==> flow/design.v <==
`timescale 1ns/1ns
module alu(
    input wire [15:0] a, b,
    input wire [3:0] alu_op,
    output reg [15:0] alu_result,
    output  wire zero
);
    always @(*) begin
    case (alu_op)
        4'b0000: alu_result = a + b;
        4'b0001: alu_result = a - b;
        4'b0010: alu_result = a & b;
        4'b0011 : alu_result = a | b;
        4'b0100: alu_result = a ^ b;
        4'b0101: alu_result = ($signed(a) < $signed(b)) ? 16'd1 : 16'd0;
        default : alu_result = 16'd0;
    endcase
end
    assign zero = (alu_result == 16'd0);
endmodule
module control(
    input wire [3:0] opcode,
    input wire is_nop,
    output reg reg_write,
    output reg alu_src,
    output reg mem_read,
    output reg mem_write,
    output reg mem_to_reg,
    output reg branch,
    output reg branch_ne,
    output reg jump,
    output reg halt,
    output reg [3:0] alu_op
);
    always @(*) begin
        reg_write = 0; alu_src = 0;
        mem_read = 0; mem_write = 0; mem_to_reg = 0;
        branch = 0; branch_ne = 0; jump = 0;
        halt = 0;
        alu_op = 4'b0000;
        if (is_nop) begin
        end else case (opcode)
            4'h0  : begin reg_write=1; alu_op=4'b0000; end
            4'h1  : begin reg_write=1; alu_op=4'b0001; end
            4'h2  : begin reg_write=1; alu_op=4'b0010; end
            4'h3   : begin reg_write=1; alu_op=4'b0011; end
            4'h4  : begin reg_write=1; alu_op=4'b0100; end
            4'h5  : begin reg_write=1; alu_op=4'b0101; end
            4'h6 : begin reg_write=1; alu_src=1; end
            4'h7 : begin reg_write=1; alu_src=1; alu_op=4'b0010; end
            4'h8  : begin reg_write=1; alu_src=1; alu_op=4'b0011; end
            4'h9 : begin reg_write=1; alu_src=1; alu_op=4'b0100; end
            4'hA   : begin reg_write=1; alu_src=1; mem_read=1; mem_to_reg=1; end
            4'hB   : begin alu_src=1; mem_write=1; end
            4'hC  : begin branch=1; alu_op=4'b0001; end
            4'hD  : begin branch_ne=1; alu_op=4'b0001; end
            4'hE : begin jump=1; end
            4'hF : begin halt=1; end
        endcase
    end
endmodule
`timescale 1ns/1ns
module regfile(
    input wire clk,
    input wire rst,
    input wire reg_write,
    input wire [3:0] rs1,
    input wire [3:0] rs2,
    input wire [3:0] rd,
    input wire [15:0] rd_data,
    output wire [15:0] rs1_data,
    output wire [15:0] rs2_data
);
    reg [15:0] regs [0:15];
    integer i;
    always @(posedge clk or posedge rst) begin
        if (rst) begin
            for (i = 0; i < 16; i = i + 1)
                regs[i] <= 16'd0;
        end 
        else if (reg_write && rd != 4'd0) begin
            regs[rd] <= rd_data;
        end
    end
    wire [15:0] rs1_raw = (rs1 == 4'd0) ? 16'd0 : regs[rs1];
    wire [15:0] rs2_raw = (rs2 == 4'd0) ? 16'd0 : regs[rs2];
    assign rs1_data = (reg_write && (rd == rs1) && (rd != 4'd0)) ? rd_data : rs1_raw;
    assign rs2_data = (reg_write && (rd == rs2) && (rd != 4'd0)) ? rd_data : rs2_raw;
endmodule
`timescale 1ns/1ns
module hazard_unit (
    input wire [3:0] ifid_rs1,
    input wire [3:0] ifid_rs2,
    input wire [3:0] idex_rd,
    input wire idex_mem_read,
    output reg pc_write,       
    output reg ifid_write,     
    output reg idex_flush      
);
    always @(*) begin
        pc_write = 1'b1;
        ifid_write = 1'b1;
        idex_flush = 1'b0;
        if (idex_mem_read &&
            (idex_rd != 4'd0) &&
            ((idex_rd == ifid_rs1) || (idex_rd == ifid_rs2))) begin
            pc_write = 1'b0;       
            ifid_write = 1'b0;     
            idex_flush = 1'b1;     
        end
    end
endmodule
`timescale 1ns/1ns
module forwarding_unit (
    input wire [3:0] idex_rs1,
    input wire [3:0] idex_rs2,
    input wire exmem_reg_write,
    input wire exmem_mem_to_reg,
    input wire [3:0] exmem_rd,
    input wire memwb_reg_write,
    input wire [3:0] memwb_rd,
    input wire wb_reg_write,
    input wire [3:0] wb_rd,
    output reg [1:0] forward_a,     
    output reg [1:0] forward_b      
);
    always @(*) begin
        forward_a = 2'b00;
        forward_b = 2'b00;
        if (exmem_reg_write && !exmem_mem_to_reg &&
            exmem_rd != 4'd0 &&
            exmem_rd == idex_rs1) begin
            forward_a = 2'b10;
        end
        else if (memwb_reg_write && memwb_rd != 4'd0 &&
                 !(exmem_reg_write && !exmem_mem_to_reg && exmem_rd == idex_rs1) &&
                 memwb_rd == idex_rs1) begin
            forward_a = 2'b01;
        end
        else if (wb_reg_write && wb_rd != 4'd0 && wb_rd == idex_rs1) begin
            forward_a = 2'b11;
        end
        if (exmem_reg_write && !exmem_mem_to_reg &&
            exmem_rd != 4'd0 &&
            exmem_rd == idex_rs2) begin
            forward_b = 2'b10;
        end
        else if (memwb_reg_write && memwb_rd != 4'd0 &&
                 !(exmem_reg_write && !exmem_mem_to_reg && exmem_rd == idex_rs2) &&
                 memwb_rd == idex_rs2) begin
            forward_b = 2'b01;
        end
        else if (wb_reg_write && wb_rd != 4'd0 && wb_rd == idex_rs2) begin
            forward_b = 2'b11;
        end
    end
endmodule
`timescale 1ns/1ns
module pipe_if_id (
    input wire clk,
    input wire rst,
    input wire stall,            
    input wire flush,            
    input wire [15:0] if_pc,
    input wire [15:0] if_instr,
    output reg [15:0] id_pc,
    output reg [15:0] id_instr
);
    always @(posedge clk or posedge rst) begin
        if (rst) begin
            id_pc <= 16'd0;
            id_instr <= 16'h0000;
        end
        else if (flush) begin
            id_pc <= 16'd0;
            id_instr <= 16'h0000;   
        end 
        else if (!stall) begin
            id_pc <= if_pc;
            id_instr <= if_instr;
        end
    end
endmodule
`timescale 1ns/1ns
module pipe_id_ex (
    input wire clk,
    input wire rst,
    input wire flush,
    input wire [15:0] id_pc,
    input wire [15:0] id_rs1_data,
    input wire [15:0] id_rs2_data,
    input wire [15:0] id_imm,
    input wire [3:0] id_rs1,
    input wire [3:0] id_rs2,
    input wire [3:0] id_rd,
    input wire [3:0] id_alu_op,
    input wire id_reg_write,
    input wire id_alu_src,
    input wire id_mem_read,
    input wire id_mem_write,
    input wire id_mem_to_reg,
    input wire id_branch,
    input wire id_branch_ne,
    output reg [15:0] ex_pc,
    output reg [15:0] ex_rs1_data,
    output reg [15:0] ex_rs2_data,
    output reg [15:0] ex_imm,
    output reg [3:0] ex_rs1,
    output reg [3:0] ex_rs2,
    output reg [3:0] ex_rd,
    output reg [3:0] ex_alu_op,
    output reg ex_reg_write,
    output reg ex_alu_src,
    output reg ex_mem_read,
    output reg ex_mem_write,
    output reg ex_mem_to_reg,
    output reg ex_branch,
    output reg ex_branch_ne
);
    always @(posedge clk or posedge rst) begin
        if (rst) begin
            ex_pc <= 16'd0;
            ex_rs1_data <= 16'd0;
            ex_rs2_data <= 16'd0;
            ex_imm <= 16'd0;
            ex_rs1 <= 4'd0;
            ex_rs2 <= 4'd0;
            ex_rd <= 4'd0;
            ex_alu_op <= 4'd0;
            ex_reg_write <= 1'b0;
            ex_alu_src <= 1'b0;
            ex_mem_read <= 1'b0;
            ex_mem_write <= 1'b0;
            ex_mem_to_reg <= 1'b0;
            ex_branch <= 1'b0;
            ex_branch_ne <= 1'b0;
        end
        else if (flush) begin
            ex_pc <= 16'd0;
            ex_rs1_data <= 16'd0;
            ex_rs2_data <= 16'd0;
            ex_imm <= 16'd0;
            ex_rs1 <= 4'd0;
            ex_rs2 <= 4'd0;
            ex_rd <= 4'd0;
            ex_alu_op <= 4'd0;
            ex_reg_write <= 1'b0;
            ex_alu_src <= 1'b0;
            ex_mem_read <= 1'b0;
            ex_mem_write <= 1'b0;
            ex_mem_to_reg <= 1'b0;
            ex_branch <= 1'b0;
            ex_branch_ne <= 1'b0;
        end
        else begin
            ex_pc <= id_pc;
            ex_rs1_data <= id_rs1_data;
            ex_rs2_data <= id_rs2_data;
            ex_imm <= id_imm;
            ex_rs1 <= id_rs1;
            ex_rs2 <= id_rs2;
            ex_rd <= id_rd;
            ex_alu_op <= id_alu_op;
            ex_reg_write <= id_reg_write;
            ex_alu_src <= id_alu_src;
            ex_mem_read <= id_mem_read;
            ex_mem_write <= id_mem_write;
            ex_mem_to_reg <= id_mem_to_reg;
            ex_branch <= id_branch;
            ex_branch_ne <= id_branch_ne;
        end
    end
endmodule
`timescale 1ns/1ns
module pipe_ex1_ex2 (
    input wire clk,
    input wire rst,
    input wire flush,            
    input wire [15:0] ex1_alu_result,
    input wire [15:0] ex1_rs2_data,
    input wire [15:0] ex1_branch_target,
    input wire [3:0] ex1_rd,
    input wire ex1_zero,
    input wire ex1_reg_write,
    input wire ex1_mem_read,
    input wire ex1_mem_write,
    input wire ex1_mem_to_reg,
    input wire ex1_branch,
    input wire ex1_branch_ne,
    output reg [15:0] ex2_alu_result,
    output reg [15:0] ex2_rs2_data,
    output reg [15:0] ex2_branch_target,
    output reg [3:0] ex2_rd,
    output reg ex2_zero,
    output reg ex2_reg_write,
    output reg ex2_mem_read,
    output reg ex2_mem_write,
    output reg ex2_mem_to_reg,
    output reg ex2_branch,
    output reg ex2_branch_ne
);
    always @(posedge clk or posedge rst) begin
        if (rst) begin
            ex2_alu_result <= 16'd0;
            ex2_rs2_data <= 16'd0;
            ex2_branch_target <= 16'd0;
            ex2_rd <= 4'd0;
            ex2_zero <= 1'b0;
            ex2_reg_write <= 1'b0;
            ex2_mem_read <= 1'b0;
            ex2_mem_write <= 1'b0;
            ex2_mem_to_reg <= 1'b0;
            ex2_branch <= 1'b0;
            ex2_branch_ne <= 1'b0;
        end 
        else if (flush) begin
            ex2_alu_result <= ex1_alu_result;
            ex2_rs2_data <= ex1_rs2_data;
            ex2_branch_target <= ex1_branch_target;
            ex2_rd <= ex1_rd;
            ex2_zero <= ex1_zero;
            ex2_reg_write <= 1'b0;
            ex2_mem_read <= 1'b0;
            ex2_mem_write <= 1'b0;
            ex2_mem_to_reg <= 1'b0;
            ex2_branch <= 1'b0;
            ex2_branch_ne <= 1'b0;
        end
        else begin
            ex2_alu_result <= ex1_alu_result;
            ex2_rs2_data <= ex1_rs2_data;
            ex2_branch_target <= ex1_branch_target;
            ex2_rd <= ex1_rd;
            ex2_zero <= ex1_zero;
            ex2_reg_write <= ex1_reg_write;
            ex2_mem_read <= ex1_mem_read;
            ex2_mem_write <= ex1_mem_write;
            ex2_mem_to_reg <= ex1_mem_to_reg;
            ex2_branch <= ex1_branch;
            ex2_branch_ne <= ex1_branch_ne;
        end
    end
endmodule
`timescale 1ns/1ns
module pipe_ex2_mem (
    input wire clk,
    input wire rst,
    input wire flush_mem,        
    input wire [15:0] ex2_alu_result,
    input wire [15:0] ex2_rs2_data,
    input wire [3:0]  ex2_rd,
    input wire [15:0] ex2_branch_target,
    input wire ex2_zero,
    input wire ex2_reg_write,
    input wire ex2_mem_read,
    input wire ex2_mem_write,
    input wire ex2_mem_to_reg,
    input wire ex2_branch,
    input wire ex2_branch_ne,
    output reg [15:0] mem_alu_result,
    output reg [15:0] mem_rs2_data,
    output reg [3:0]  mem_rd,
    output reg [15:0] mem_branch_target,
    output reg mem_zero,
    output reg mem_reg_write,
    output reg mem_mem_read,
    output reg mem_mem_write,
    output reg mem_mem_to_reg,
    output reg mem_branch,
    output reg mem_branch_ne
);
    always @(posedge clk or posedge rst) begin
        if (rst) begin
            mem_alu_result    <= 16'd0;
            mem_rs2_data      <= 16'd0;
            mem_rd            <= 4'd0;
            mem_branch_target <= 16'd0;
            mem_zero          <= 1'b0;
            mem_reg_write     <= 1'b0;
            mem_mem_read      <= 1'b0;
            mem_mem_write     <= 1'b0;
            mem_mem_to_reg    <= 1'b0;
            mem_branch        <= 1'b0;
            mem_branch_ne     <= 1'b0;
        end 
        else if (flush_mem) begin
            mem_alu_result    <= 16'd0;
            mem_rs2_data      <= 16'd0;
            mem_rd            <= 4'd0;
            mem_branch_target <= 16'd0;
            mem_zero          <= 1'b0;
            mem_reg_write     <= 1'b0;
            mem_mem_read      <= 1'b0;
            mem_mem_write     <= 1'b0;
            mem_mem_to_reg    <= 1'b0;
            mem_branch        <= 1'b0;
            mem_branch_ne     <= 1'b0;
        end 
        else begin
            mem_alu_result    <= ex2_alu_result;
            mem_rs2_data      <= ex2_rs2_data;
            mem_rd            <= ex2_rd;
            mem_branch_target <= ex2_branch_target;
            mem_zero          <= ex2_zero;
            mem_reg_write     <= ex2_reg_write;
            mem_mem_read      <= ex2_mem_read;
            mem_mem_write     <= ex2_mem_write;
            mem_mem_to_reg    <= ex2_mem_to_reg;
            mem_branch        <= ex2_branch;
            mem_branch_ne     <= ex2_branch_ne;
        end
    end
endmodule
`timescale 1ns/1ns
module pipe_mem_wb(
    input wire clk,
    input wire rst,
    input wire flush,           
    input wire mem_to_reg_in,
    input wire reg_write_in,
    input wire [15:0] alu_result_in,
    input wire [15:0] mem_data_in,
    input wire [3:0] rd_in,
    output reg mem_to_reg,
    output reg reg_write,
    output reg [15:0] alu_result,
    output reg [15:0] mem_data,
    output reg [3:0] rd
);
    always @(posedge clk or posedge rst) begin
        if (rst) begin
            mem_to_reg <= 1'b0;
            reg_write  <= 1'b0;
            alu_result <= 16'd0;
            mem_data   <= 16'd0;
            rd         <= 4'd0;
        end
        else if (flush) begin
            mem_to_reg <= 1'b0;
            reg_write  <= 1'b0;
            alu_result <= 16'd0;
            mem_data   <= 16'd0;
            rd         <= 4'd0;
        end
        else begin
            mem_to_reg <= mem_to_reg_in;
            reg_write  <= reg_write_in;
            alu_result <= alu_result_in;
            mem_data   <= mem_data_in;
            rd         <= rd_in;
        end
    end
endmodule
`timescale 1ns/1ns
module if_stage(
    input wire clk,
    input wire rst,
    input wire stall_if,           
    input wire flush_if,           
    input wire halt,               
    input wire branch_taken,       
    input wire [15:0] branch_target,   
    input wire jump_taken,         
    input wire [15:0] jump_target,     
    output wire [7:0] imem_addr,
    input wire [15:0] imem_data,
    output reg [15:0] if_pc,       
    output wire [15:0] if_instr    
);
    assign imem_addr = if_pc[7:0];
    assign if_instr = imem_data;
    always @(posedge clk or posedge rst) begin
        if (rst) begin
            if_pc <= 16'd0;
        end
        else if (branch_taken) begin
            if_pc <= branch_target;
        end
        else if (!stall_if && !halt) begin
            if (jump_taken) begin
                if_pc <= jump_target;
            end
            else begin
                if_pc <= if_pc + 16'd1;
            end
        end
    end
endmodule
`timescale 1ns/1ns
module cpu_top_pipeline (
    input wire clk,
    input wire rst,
    output wire [7:0]  imem_addr,
    input  wire [15:0] imem_data,
    output wire [7:0]  dmem_addr,
    output wire [15:0] dmem_wdata,
    output wire        dmem_we,
    input  wire [15:0] dmem_rdata,
    output wire        halted
);
    wire [15:0] if_pc, if_instr;
    wire if_stall, if_flush;
    wire [15:0] id_pc, id_instr;
    wire [3:0] id_opcode, id_rd, id_rs1, id_rs2;
    wire [15:0] id_rs1_data, id_rs2_data, id_imm;
    wire id_reg_write, id_alu_src, id_mem_read, id_mem_write, id_mem_to_reg;
    wire id_branch, id_branch_ne, id_jump;
    wire [3:0] id_alu_op;
    wire id_halt, id_pc_write;
    wire [15:0] ex1_pc, ex1_rs1_data, ex1_rs2_data, ex1_imm;
    wire [3:0] ex1_rd, ex1_rs1, ex1_rs2, ex1_alu_op;
    wire ex1_reg_write, ex1_alu_src, ex1_mem_read, ex1_mem_write, ex1_mem_to_reg;
    wire ex1_branch, ex1_branch_ne;
    wire [15:0] ex1_alu_result, ex1_branch_target;
    wire ex1_zero;
    wire [1:0] forward_a, forward_b;
    wire [15:0] ex1_rs1_fwd, ex1_rs2_fwd;
    wire [15:0] ex2_alu_result, ex2_rs2_data, ex2_branch_target;
    wire [3:0] ex2_rd;
    wire ex2_reg_write, ex2_mem_read, ex2_mem_write, ex2_mem_to_reg;
    wire ex2_branch, ex2_branch_ne, ex2_zero;
    wire [15:0] mem_alu_result, mem_rs2_data, mem_read_data, mem_branch_target;
    wire [3:0] mem_rd;
    wire mem_reg_write, mem_mem_read, mem_mem_write, mem_mem_to_reg;
    wire mem_branch, mem_branch_ne, mem_zero;
    wire [15:0] wb_alu_result, wb_mem_data, wb_write_data;
    wire [3:0] wb_rd;
    wire wb_reg_write, wb_mem_to_reg;
    wire stall_signal, flush_signal;
    wire branch_taken, jump_taken;
    wire [15:0] jump_target;
    wire ifid_write_en;
    reg fetch_stop;
    reg halt_ex1, halt_ex2, halt_mem, halt_wb;
    wire id_halt_go;
    assign halted = halt_wb;
    always @(posedge clk or posedge rst) begin
        if (rst) begin
            fetch_stop <= 1'b0;
            halt_ex1 <= 1'b0;
            halt_ex2 <= 1'b0;
            halt_mem <= 1'b0;
            halt_wb <= 1'b0;
        end
        else begin
            if (branch_taken)
                fetch_stop <= 1'b0;
            else if (id_halt_go)
                fetch_stop <= 1'b1;
            halt_ex1 <= id_halt_go;
            halt_ex2 <= halt_ex1 && !branch_taken;
            halt_mem <= halt_ex2;
            halt_wb <= halt_wb || halt_mem;
        end
    end
    hazard_unit u_hazard (
        .ifid_rs1(id_rs1),
        .ifid_rs2(id_rs2),
        .idex_rd(ex1_rd),
        .idex_mem_read(ex1_mem_read),
        .pc_write(id_pc_write),
        .ifid_write(ifid_write_en),
        .idex_flush(flush_signal)
    );
    assign stall_signal = ~ifid_write_en;
    assign jump_taken = id_jump && !stall_signal && !branch_taken && !fetch_stop;
    assign id_halt_go = id_halt && !stall_signal && !branch_taken && !fetch_stop;
    assign jump_target = {{4{id_instr[11]}}, id_instr[11:0]};   
    assign branch_taken = (ex2_branch && ex2_zero) || (ex2_branch_ne && !ex2_zero);
    assign if_flush = branch_taken || jump_taken || id_halt_go || fetch_stop;
    if_stage u_if (
        .clk(clk),
        .rst(rst),
        .stall_if(stall_signal),
        .flush_if(if_flush),
        .halt(fetch_stop || id_halt_go),
        .branch_taken(branch_taken),
        .branch_target(ex2_branch_target),
        .jump_taken(jump_taken),
        .jump_target(jump_target),
        .imem_addr(imem_addr),
        .imem_data(imem_data),
        .if_pc(if_pc),
        .if_instr(if_instr)
    );
    pipe_if_id u_if_id (
        .clk(clk),
        .rst(rst),
        .stall(stall_signal),
        .flush(if_flush),
        .if_pc(if_pc),
        .if_instr(if_instr),
        .id_pc(id_pc),
        .id_instr(id_instr)
    );
    assign id_opcode = id_instr[15:12];
    assign id_rd = id_instr[11:8];
    assign id_rs1 = id_instr[7:4];
    assign id_rs2 = id_instr[3:0];
    assign id_imm = {{12{id_instr[3]}}, id_instr[3:0]};   
    control u_ctrl (
        .opcode(id_opcode),
        .is_nop(id_instr == 16'h0000),
        .reg_write(id_reg_write),
        .alu_src(id_alu_src),
        .mem_read(id_mem_read),
        .mem_write(id_mem_write),
        .mem_to_reg(id_mem_to_reg),
        .branch(id_branch),
        .branch_ne(id_branch_ne),
        .jump(id_jump),
        .alu_op(id_alu_op),
        .halt(id_halt)
    );
    regfile u_rf (
        .clk(clk),
        .rst(rst),
        .reg_write(wb_reg_write),
        .rs1(id_rs1),
        .rs2(id_rs2),
        .rd(wb_rd),
        .rd_data(wb_write_data),
        .rs1_data(id_rs1_data),
        .rs2_data(id_rs2_data)
    );
    pipe_id_ex u_id_ex (
        .clk(clk),
        .rst(rst),
        .flush(flush_signal || if_flush),
        .id_pc(id_pc),
        .id_rs1(id_rs1),
        .id_rs2(id_rs2),
        .id_rd(id_rd),
        .id_rs1_data(id_rs1_data),
        .id_rs2_data(id_rs2_data),
        .id_imm(id_imm),
        .id_alu_op(id_alu_op),
        .id_reg_write(id_reg_write),
        .id_alu_src(id_alu_src),
        .id_mem_read(id_mem_read),
        .id_mem_write(id_mem_write),
        .id_mem_to_reg(id_mem_to_reg),
        .id_branch(id_branch),
        .id_branch_ne(id_branch_ne),
        .ex_pc(ex1_pc),
        .ex_rs1(ex1_rs1),
        .ex_rs2(ex1_rs2),
        .ex_rd(ex1_rd),
        .ex_rs1_data(ex1_rs1_data),
        .ex_rs2_data(ex1_rs2_data),
        .ex_imm(ex1_imm),
        .ex_alu_op(ex1_alu_op),
        .ex_reg_write(ex1_reg_write),
        .ex_alu_src(ex1_alu_src),
        .ex_mem_read(ex1_mem_read),
        .ex_mem_write(ex1_mem_write),
        .ex_mem_to_reg(ex1_mem_to_reg),
        .ex_branch(ex1_branch),
        .ex_branch_ne(ex1_branch_ne)
    );
    forwarding_unit u_fwd (
        .idex_rs1(ex1_rs1),
        .idex_rs2(ex1_rs2),
        .exmem_reg_write(ex2_reg_write),
        .exmem_mem_to_reg(ex2_mem_to_reg),
        .exmem_rd(ex2_rd),
        .memwb_reg_write(mem_reg_write),
        .memwb_rd(mem_rd),
        .wb_reg_write(wb_reg_write),
        .wb_rd(wb_rd),
        .forward_a(forward_a),
        .forward_b(forward_b)
    );
    wire [15:0] mem_fwd_data = mem_mem_to_reg ? mem_read_data : mem_alu_result;
    assign ex1_rs1_fwd = (forward_a == 2'b10) ? ex2_alu_result :
                         (forward_a == 2'b01) ? mem_fwd_data : 
                         (forward_a == 2'b11) ? wb_write_data :
                         ex1_rs1_data;
    assign ex1_rs2_fwd = (forward_b == 2'b10) ? ex2_alu_result :
                         (forward_b == 2'b01) ? mem_fwd_data : 
                         (forward_b == 2'b11) ? wb_write_data :
                         ex1_rs2_data;
    wire [15:0] alu_input_b = ex1_alu_src ? ex1_imm : ex1_rs2_fwd;
    alu u_alu (
        .a(ex1_rs1_fwd),
        .b(alu_input_b),
        .alu_op(ex1_alu_op),
        .alu_result(ex1_alu_result),
        .zero(ex1_zero)
    );
    assign ex1_branch_target = ex1_pc + ex1_imm;
    pipe_ex1_ex2 u_ex1_ex2 (
        .clk(clk),
        .rst(rst),
        .flush(branch_taken),
        .ex1_alu_result(ex1_alu_result),
        .ex1_rs2_data(ex1_rs2_fwd),
        .ex1_rd(ex1_rd),
        .ex1_branch_target(ex1_branch_target),
        .ex1_zero(ex1_zero),
        .ex1_reg_write(ex1_reg_write),
        .ex1_mem_read(ex1_mem_read),
        .ex1_mem_write(ex1_mem_write),
        .ex1_mem_to_reg(ex1_mem_to_reg),
        .ex1_branch(ex1_branch),
        .ex1_branch_ne(ex1_branch_ne),
        .ex2_alu_result(ex2_alu_result),
        .ex2_rs2_data(ex2_rs2_data),
        .ex2_rd(ex2_rd),
        .ex2_branch_target(ex2_branch_target),
        .ex2_zero(ex2_zero),
        .ex2_reg_write(ex2_reg_write),
        .ex2_mem_read(ex2_mem_read),
        .ex2_mem_write(ex2_mem_write),
        .ex2_mem_to_reg(ex2_mem_to_reg),
        .ex2_branch(ex2_branch),
        .ex2_branch_ne(ex2_branch_ne)
    );
    pipe_ex2_mem u_ex2_mem (
        .clk(clk),
        .rst(rst),
        .flush_mem(1'b0),
        .ex2_alu_result(ex2_alu_result),
        .ex2_rs2_data(ex2_rs2_data),
        .ex2_rd(ex2_rd),
        .ex2_branch_target(ex2_branch_target),
        .ex2_reg_write(ex2_reg_write),
        .ex2_mem_read(ex2_mem_read),
        .ex2_mem_write(ex2_mem_write),
        .ex2_mem_to_reg(ex2_mem_to_reg),
        .ex2_branch(ex2_branch),
        .ex2_branch_ne(ex2_branch_ne),
        .ex2_zero(ex2_zero),
        .mem_alu_result(mem_alu_result),
        .mem_rs2_data(mem_rs2_data),
        .mem_rd(mem_rd),
        .mem_branch_target(mem_branch_target),
        .mem_reg_write(mem_reg_write),
        .mem_mem_read(mem_mem_read),
        .mem_mem_write(mem_mem_write),
        .mem_mem_to_reg(mem_mem_to_reg),
        .mem_branch(mem_branch),
        .mem_branch_ne(mem_branch_ne),
        .mem_zero(mem_zero)
    );
    assign dmem_addr = mem_alu_result[7:0];
    assign dmem_wdata = mem_rs2_data;
    assign dmem_we = mem_mem_write;
    assign mem_read_data = dmem_rdata;
    pipe_mem_wb u_mem_wb (
        .clk(clk),
        .rst(rst),
        .flush(1'b0),
        .mem_to_reg_in(mem_mem_to_reg),
        .reg_write_in(mem_reg_write),
        .alu_result_in(mem_alu_result),
        .mem_data_in(mem_read_data),
        .rd_in(mem_rd),
        .mem_to_reg(wb_mem_to_reg),
        .reg_write(wb_reg_write),
        .alu_result(wb_alu_result),
        .mem_data(wb_mem_data),
        .rd(wb_rd)
    );
    assign wb_write_data = wb_mem_to_reg ? wb_mem_data : wb_alu_result;
endmodule
---- Tool chain data of cpu_top_pipeline ----
Tool output for the design above, in the order of the flow.
Lines are those of the file above, counted from 1.
Cell names lack the library's common part.
A cell with - has no value.
design
  top ..................................... cpu_top_pipeline
  clock ................................... clk
  library ................................. sky130hd
  library corner .......................... tt_025C_1v80

---- Word-level counts ----
Source: Yosys, flattened and elaborated. Widths are those after wreduce. Registers that Yosys merges into a memory's read port (data or address) are not register bits. Print and check cells do not count. Equal cells are merged and count once.
Memory sizes are those after Yosys's memory passes, which may raise the word count (mostly to a power of two), join words into wider ones and drop unused or constant bits.
storage and ports
  flip-flop bits (word level) ............. 515
  latch bits .............................. 0
  bits in writable memories ............... 0
  bits in read-only memories .............. 192
  word width x clocked read ports ......... 0
  memories kept ........................... 1
  output and inout bits ................... 34
  word-level cells ........................ 271
operators by class
  add/sub/neg operators ................... 4
  $mul .................................... 0
  divide/modulo/power cells ............... 0
  $lt $le $gt $ge ......................... 1
  eq/ne operators ......................... 67
  shift-type cells ........................ 0
  multiplexer cells ....................... 64
  bitwise operators ....................... 3
  reduce/logical cells .................... 72
memories
  memory           depth  bits a word  read ports  write ports  line  source
  (no name shown)  16     12           1           0            42    end else case (opcode)
operators by type and width
  kind                                                      number
  16-bit case mux with 15-bit select                        2
  16-bit two-way mux                                        24
  4-bit == test with constant B                             24
  16-bit case mux with 6-bit select                         1
  4-bit by 3-bit == test with 1-bit output with constant B  14
  4-bit == test                                             10
  16-bit adder                                              2
  16-bit logical NOT                                        2
  4-bit by 2-bit == test with 1-bit output with constant B  8
  1-bit logical AND                                         30
  2-bit AND reduction                                       15
  1-bit two-way mux                                         26
  4-bit two-way mux                                         5
  16-bit by 1-bit adder with 16-bit output with constant B  1
  16-bit subtractor                                         1
  16-bit less-than comparator                               1
  16-bit AND                                                1
  16-bit OR                                                 1
  16-bit XOR                                                1
  4-bit by 1-bit == test with 1-bit output with constant B  4
  4-bit nonzero test                                        4
  4-bit logical NOT                                         3
  2-bit two-way mux                                         6
  1-bit logical OR                                          8
  1-bit logical NOT                                         8
  2-bit == test with constant B                             4
  2-bit by 1-bit == test with 1-bit output with constant B  2
  2-bit nonzero test                                        2
  2-bit != test with constant B                             1

---- Logic depth ----
Longest topological path by Yosys (ltp), each cell counted once; first at word level (registers and memories cut), then after technology mapping (sequential cells cut; the memories' decode and read muxes count).
depth
  depth after elaboration ................. 17
  ABC_AREA ................................ 0
  gate-level depth with buffers ........... 22
  gate-level depth less buffers ........... 19

---- After synthesis ----
The flow's flattened synthesis, as Yosys stat reports it; memories are mapped. The netlist is that of the ABC_AREA named above (0 if unset); the other value can give another one.
mapped netlist
  cell count .............................. 2503
  chip area (Yosys) ....................... 23506.3 µm²
  sequential area ......................... 11636.2 µm²
  flip-flop cells ......................... 465
  buffer cells ............................ 203
cell types
  type      number
  dfrtp_1   465
  a21oi_1   294
  nor2_1    361
  a22oi_1   126
  o21ai_0   157
  ha_1      57
  clkbuf_1  167
  nand2_1   152
  a22o_1    45
  xnor2_1   38
  a222oi_1  32
  a211oi_1  41
  inv_1     71
  mux2i_1   25
  mux2_2    20
  nand3_1   37
  a221oi_1  21
  and2_1    29
Other cell types: 67; their cells: 365.
The figures by module come from a second, unflattened synthesis with its own total; it is not the netlist above.
unflattened totals
  cell total of the unflattened synthesis .. 2749
  area total of the unflattened synthesis .. 30395.4 µm²
Rows give one instance, submodules left out.
by module
  module            instances  cells  area (µm²)  sequential area (µm²)
  regfile           1          1306   14176.1     6005.8
  pipe_id_ex        1          184    2791.4      2177.1
  alu               1          389    2667.6      0.0
  cpu_top_pipeline  1          215    2402.3      125.1
  pipe_ex2_mem      1          125    1888.1      1476.4
  pipe_ex1_ex2      1          66     1517.7      1476.4
  if_stage          1          183    1476.4      400.4
  pipe_mem_wb       1          81     1406.3      950.9
  pipe_if_id        1          104    1327.5      800.8
  forwarding_unit   1          48     406.6       0.0
  control           1          34     203.9       0.0
  hazard_unit       1          14     131.4       0.0

---- Timing after synthesis ----
Source: OpenSTA report_checks on the synthesized netlist (no wires, ideal clock, input and output delay 20% of the period each), path of least setup slack; recovery checks are left aside. Register names are those of the netlist, which keeps one name where synthesis merged equal registers.
timing after synthesis
  kind .................................... flip-flop to flip-flop
  start point ............................. register u_id_ex.ex_imm[14]
  end point ............................... register u_ex1_ex2.ex2_zero
  period .................................. 5.5 ns
  library setup time ...................... 0.095 ns
  time at the first pin ................... 0.000 ns
  data arrival time ....................... 4.841 ns
  slack ................................... 0.564 ns
  path delay .............................. 4.936 ns
  stages .................................. 21
  synthesis period reached ................ 4.936 ns
"path delay" = arrival - input delay + setup time.
"stages": output pins that drive a net of the path, with the launching flip-flop's if there is one; two outputs of one cell count as two.
"synthesis period reached" is the clock period less the worst setup slack; recovery checks do not enter. This is arithmetic on one report: input and output delays are still those of the set period (20% each).
Between the ends stands the longest chain of elaborated cells between them, by number of cells; it is not shown to be the way that was timed. Of several equally long chains one is given.
Each line given opens the expression or statement behind the cell; cells for indexed reads and writes are added by Yosys, which also makes memories of some case tables.
A register here has more assigning lines than the two given.
between the ends, after synthesis
  cell sequence ........................... dfrtp_1 > clkbuf_1 > inv_1 > a221o_1 > nor4_1 > nand2_1 > and2_1 > clkbuf_1 > a211o_1 > a31oi_1 > mux2i_1 > fa_1 > nand2b_1 > a211o_1 > a21oi_2 > a311oi_1 > a221o_1 > or4_1 > a2111oi_2 > nand4b_1 > nor4b_2
  length of the longest elaborated chain .. 5
  elaborated cells between the ends (all ways) .. 10
RTL lines, path after synthesis
  what                               line  source
  start, declared                    207   output reg [15:0] ex_imm,
  start, assigned                    225   ex_imm <= 16'd0;
  start, assigned                    259   ex_imm <= id_imm;
  16-bit two-way mux                 683   wire [15:0] alu_input_b = ex1_alu_src ? ex1_imm : ex1_rs2_fwd;
  16-bit less-than comparator        15    4'b0101: alu_result = ($signed(a) < $signed(b)) ? 16'd1 : 16'd0;
  1-bit two-way mux                  15
  16-bit case mux with 6-bit select  9     case (alu_op)
  16-bit logical NOT                 19    assign zero = (alu_result == 16'd0);
  end, assigned                      321   ex2_zero <= ex1_zero;
  end, assigned                      334   ex2_zero <= ex1_zero;
  end, declared                      294   output reg ex2_zero,
Nets of the timed path that keep an RTL name, with a line that drives or declares them; the list need not be complete.
named nets, after synthesis
  net                line  source
  ex1_rs2_fwd[1]     679   assign ex1_rs2_fwd = (forward_b == 2'b10) ? ex2_alu_result :
  ex1_alu_result[6]  9

---- Timing after layout ----
Path of least setup slack in the final report of flow run 1 (OpenROAD, finished layout, wires in). Where an end is a register, its clock arrival counts in the times.
timing post-layout
  kind .................................... flip-flop to flip-flop
  start point ............................. register u_ex1_ex2.ex2_mem_to_reg
  end point ............................... register u_ex1_ex2.ex2_zero
  period .................................. 4.37 ns
  library setup time ...................... 0.10 ns
  time at the first pin ................... 0.59 ns
  data arrival time ....................... 5.37 ns
  slack ................................... -0.51 ns
  stages .................................. 21
A register here has more assigning lines than the two given.
between the ends, post-layout
  cell sequence ........................... dfrtp_1 > nand2b_4 > a221o_1 > nor4_4 > buf_4 > nor3_4 > buf_4 > a211o_1 > a31oi_4 > mux2i_2 > buf_4 > fa_2 > nand2b_4 > a211o_1 > a21oi_2 > a311oi_1 > a221o_1 > or4_1 > a2111oi_2 > nand4b_1 > nor4b_2
  elaborated cells between the ends (all ways) .. 39
RTL lines, path post-layout
  what             line  source
  start, declared  298   output reg ex2_mem_to_reg,
  start, assigned  312   ex2_mem_to_reg <= 1'b0;
  start, assigned  338   ex2_mem_to_reg <= ex1_mem_to_reg;
  end, assigned    321   ex2_zero <= ex1_zero;
  end, assigned    334   ex2_zero <= ex1_zero;
  end, declared    294   output reg ex2_zero,
No chain of elaborated cells between the ends is given.
Nets of the timed path that keep an RTL name, with a line that drives or declares them; the list need not be complete.
named nets, post-layout
  net                line  source
  ex1_rs2_fwd[1]     679   assign ex1_rs2_fwd = (forward_b == 2'b10) ? ex2_alu_result :
  ex1_alu_result[6]  9     case (alu_op)

Module cpu_top_pipeline, platform sky130hd: 5 stored runs of the flow (Yosys, OpenROAD) with differing settings, in no particular order. Input and output delays are each 20% of the period that was set; the output load is 0.01 pF.
By "reached clock period" is meant the clock period of the run minus its worst setup slack. This is arithmetic on one report: input and output delays are still those of the set period (20% each).
"worst path time" = time allowed to the worst setup path (clock period - input delay - output delay, where it has them) - its slack; a late launch clock adds to it, a late capture clock takes from it.

---- flow run 1 ----
settings
  CELL_PAD_IN_SITES_DETAIL_PLACEMENT = 0
  CELL_PAD_IN_SITES_GLOBAL_PLACEMENT = 1
  CORE_ASPECT_RATIO = 0.88
  CORE_UTILIZATION = 61
  CTS_CLUSTER_SIZE = 77
  MAX_ROUTING_LAYER = met4
  PLACE_DENSITY_LB_ADDON = 0.18
  SETUP_SLACK_MARGIN = -0.3
  period_ns = 4.37
  CAP_MARGIN = 20
  CORE_MARGIN = 2
  SLEW_MARGIN = 20
results
  summed negative setup slack ............. -0.887 ns
  standard-cell area after layout ......... 28488.6 µm²
  reached clock period .................... 4.879 ns
  setup slack of the critical path ........ -0.509 ns
  worst path time ......................... 4.88 ns
  kind of the worst setup path ............ flip-flop to flip-flop
  netlist area reported by Yosys .......... 23506.3 µm²
  smallest hold slack ..................... 0.336 ns
  utilization ............................. 74.9%
  die outline area ........................ 40124.9 µm²

---- flow run 2 ----
settings
  CELL_PAD_IN_SITES_DETAIL_PLACEMENT = 0
  CELL_PAD_IN_SITES_GLOBAL_PLACEMENT = 3
  CORE_MARGIN = 9
  CORE_UTILIZATION = 16
  CTS_CLUSTER_DIAMETER = 99
  CTS_CLUSTER_SIZE = 94
  GPL_ROUTABILITY_DRIVEN = 0
  PLACE_DENSITY_LB_ADDON = 0.16
  TNS_END_PERCENT = 45
  period_ns = 3.0
  CAP_MARGIN = 20
  SLEW_MARGIN = 20
results
  summed negative setup slack ............. -19.605 ns
  standard-cell area after layout ......... 31926.9 µm²
  reached clock period .................... 4.888 ns
  setup slack of the critical path ........ -1.888 ns
  worst path time ......................... 4.89 ns
  kind of the worst setup path ............ flip-flop to flip-flop
  netlist area reported by Yosys .......... 23506.3 µm²
  smallest hold slack ..................... 0.350 ns
  utilization ............................. 21.9%
  die outline area ........................ 161038.0 µm²

---- flow run 3 ----
settings
  CELL_PAD_IN_SITES_DETAIL_PLACEMENT = 1
  CELL_PAD_IN_SITES_GLOBAL_PLACEMENT = 3
  CORE_MARGIN = 9
  CORE_UTILIZATION = 16
  CTS_CLUSTER_DIAMETER = 99
  CTS_CLUSTER_SIZE = 94
  GPL_ROUTABILITY_DRIVEN = 0
  MAX_ROUTING_LAYER = met4
  PLACE_DENSITY_LB_ADDON = 0.16
  TNS_END_PERCENT = 45
  period_ns = 4.16
  CAP_MARGIN = 20
  SLEW_MARGIN = 20
results
  summed negative setup slack ............. -3.364 ns
  standard-cell area after layout ......... 31082.3 µm²
  reached clock period .................... 4.954 ns
  setup slack of the critical path ........ -0.794 ns
  worst path time ......................... 4.95 ns
  kind of the worst setup path ............ flip-flop to flip-flop
  netlist area reported by Yosys .......... 23506.3 µm²
  smallest hold slack ..................... 0.352 ns
  utilization ............................. 21.3%
  die outline area ........................ 161038.0 µm²

---- flow run 4 ----
settings
  CELL_PAD_IN_SITES_DETAIL_PLACEMENT = 1
  CELL_PAD_IN_SITES_GLOBAL_PLACEMENT = 3
  CORE_MARGIN = 9
  CORE_UTILIZATION = 28
  CTS_CLUSTER_DIAMETER = 99
  GPL_ROUTABILITY_DRIVEN = 0
  PLACE_DENSITY_LB_ADDON = 0.16
  period_ns = 5.5
  CAP_MARGIN = 20
  SLEW_MARGIN = 20
results
  summed negative setup slack ............. 0.000 ns
  standard-cell area after layout ......... 27805.4 µm²
  reached clock period .................... 5.131 ns
  setup slack of the critical path ........ 0.369 ns
  worst path time ......................... 5.13 ns
  kind of the worst setup path ............ flip-flop to flip-flop
  netlist area reported by Yosys .......... 23506.3 µm²
  smallest hold slack ..................... 0.348 ns
  utilization ............................. 33.6%
  die outline area ........................ 94707.0 µm²

---- flow run 5 ----
settings
  CELL_PAD_IN_SITES_DETAIL_PLACEMENT = 1
  CELL_PAD_IN_SITES_GLOBAL_PLACEMENT = 3
  CORE_UTILIZATION = 40
  GPL_ROUTABILITY_DRIVEN = 0
  PLACE_DENSITY_LB_ADDON = 0.16
  period_ns = 5.5
  CAP_MARGIN = 20
  CORE_MARGIN = 2
  SLEW_MARGIN = 20
results
  summed negative setup slack ............. 0.000 ns
  standard-cell area after layout ......... 27124.8 µm²
  reached clock period .................... 5.165 ns
  setup slack of the critical path ........ 0.335 ns
  worst path time ......................... 5.17 ns
  kind of the worst setup path ............ flip-flop to flip-flop
  netlist area reported by Yosys .......... 23506.3 µm²
  smallest hold slack ..................... 0.347 ns
  utilization ............................. 46.8%
  die outline area ........................ 60720.4 µm²
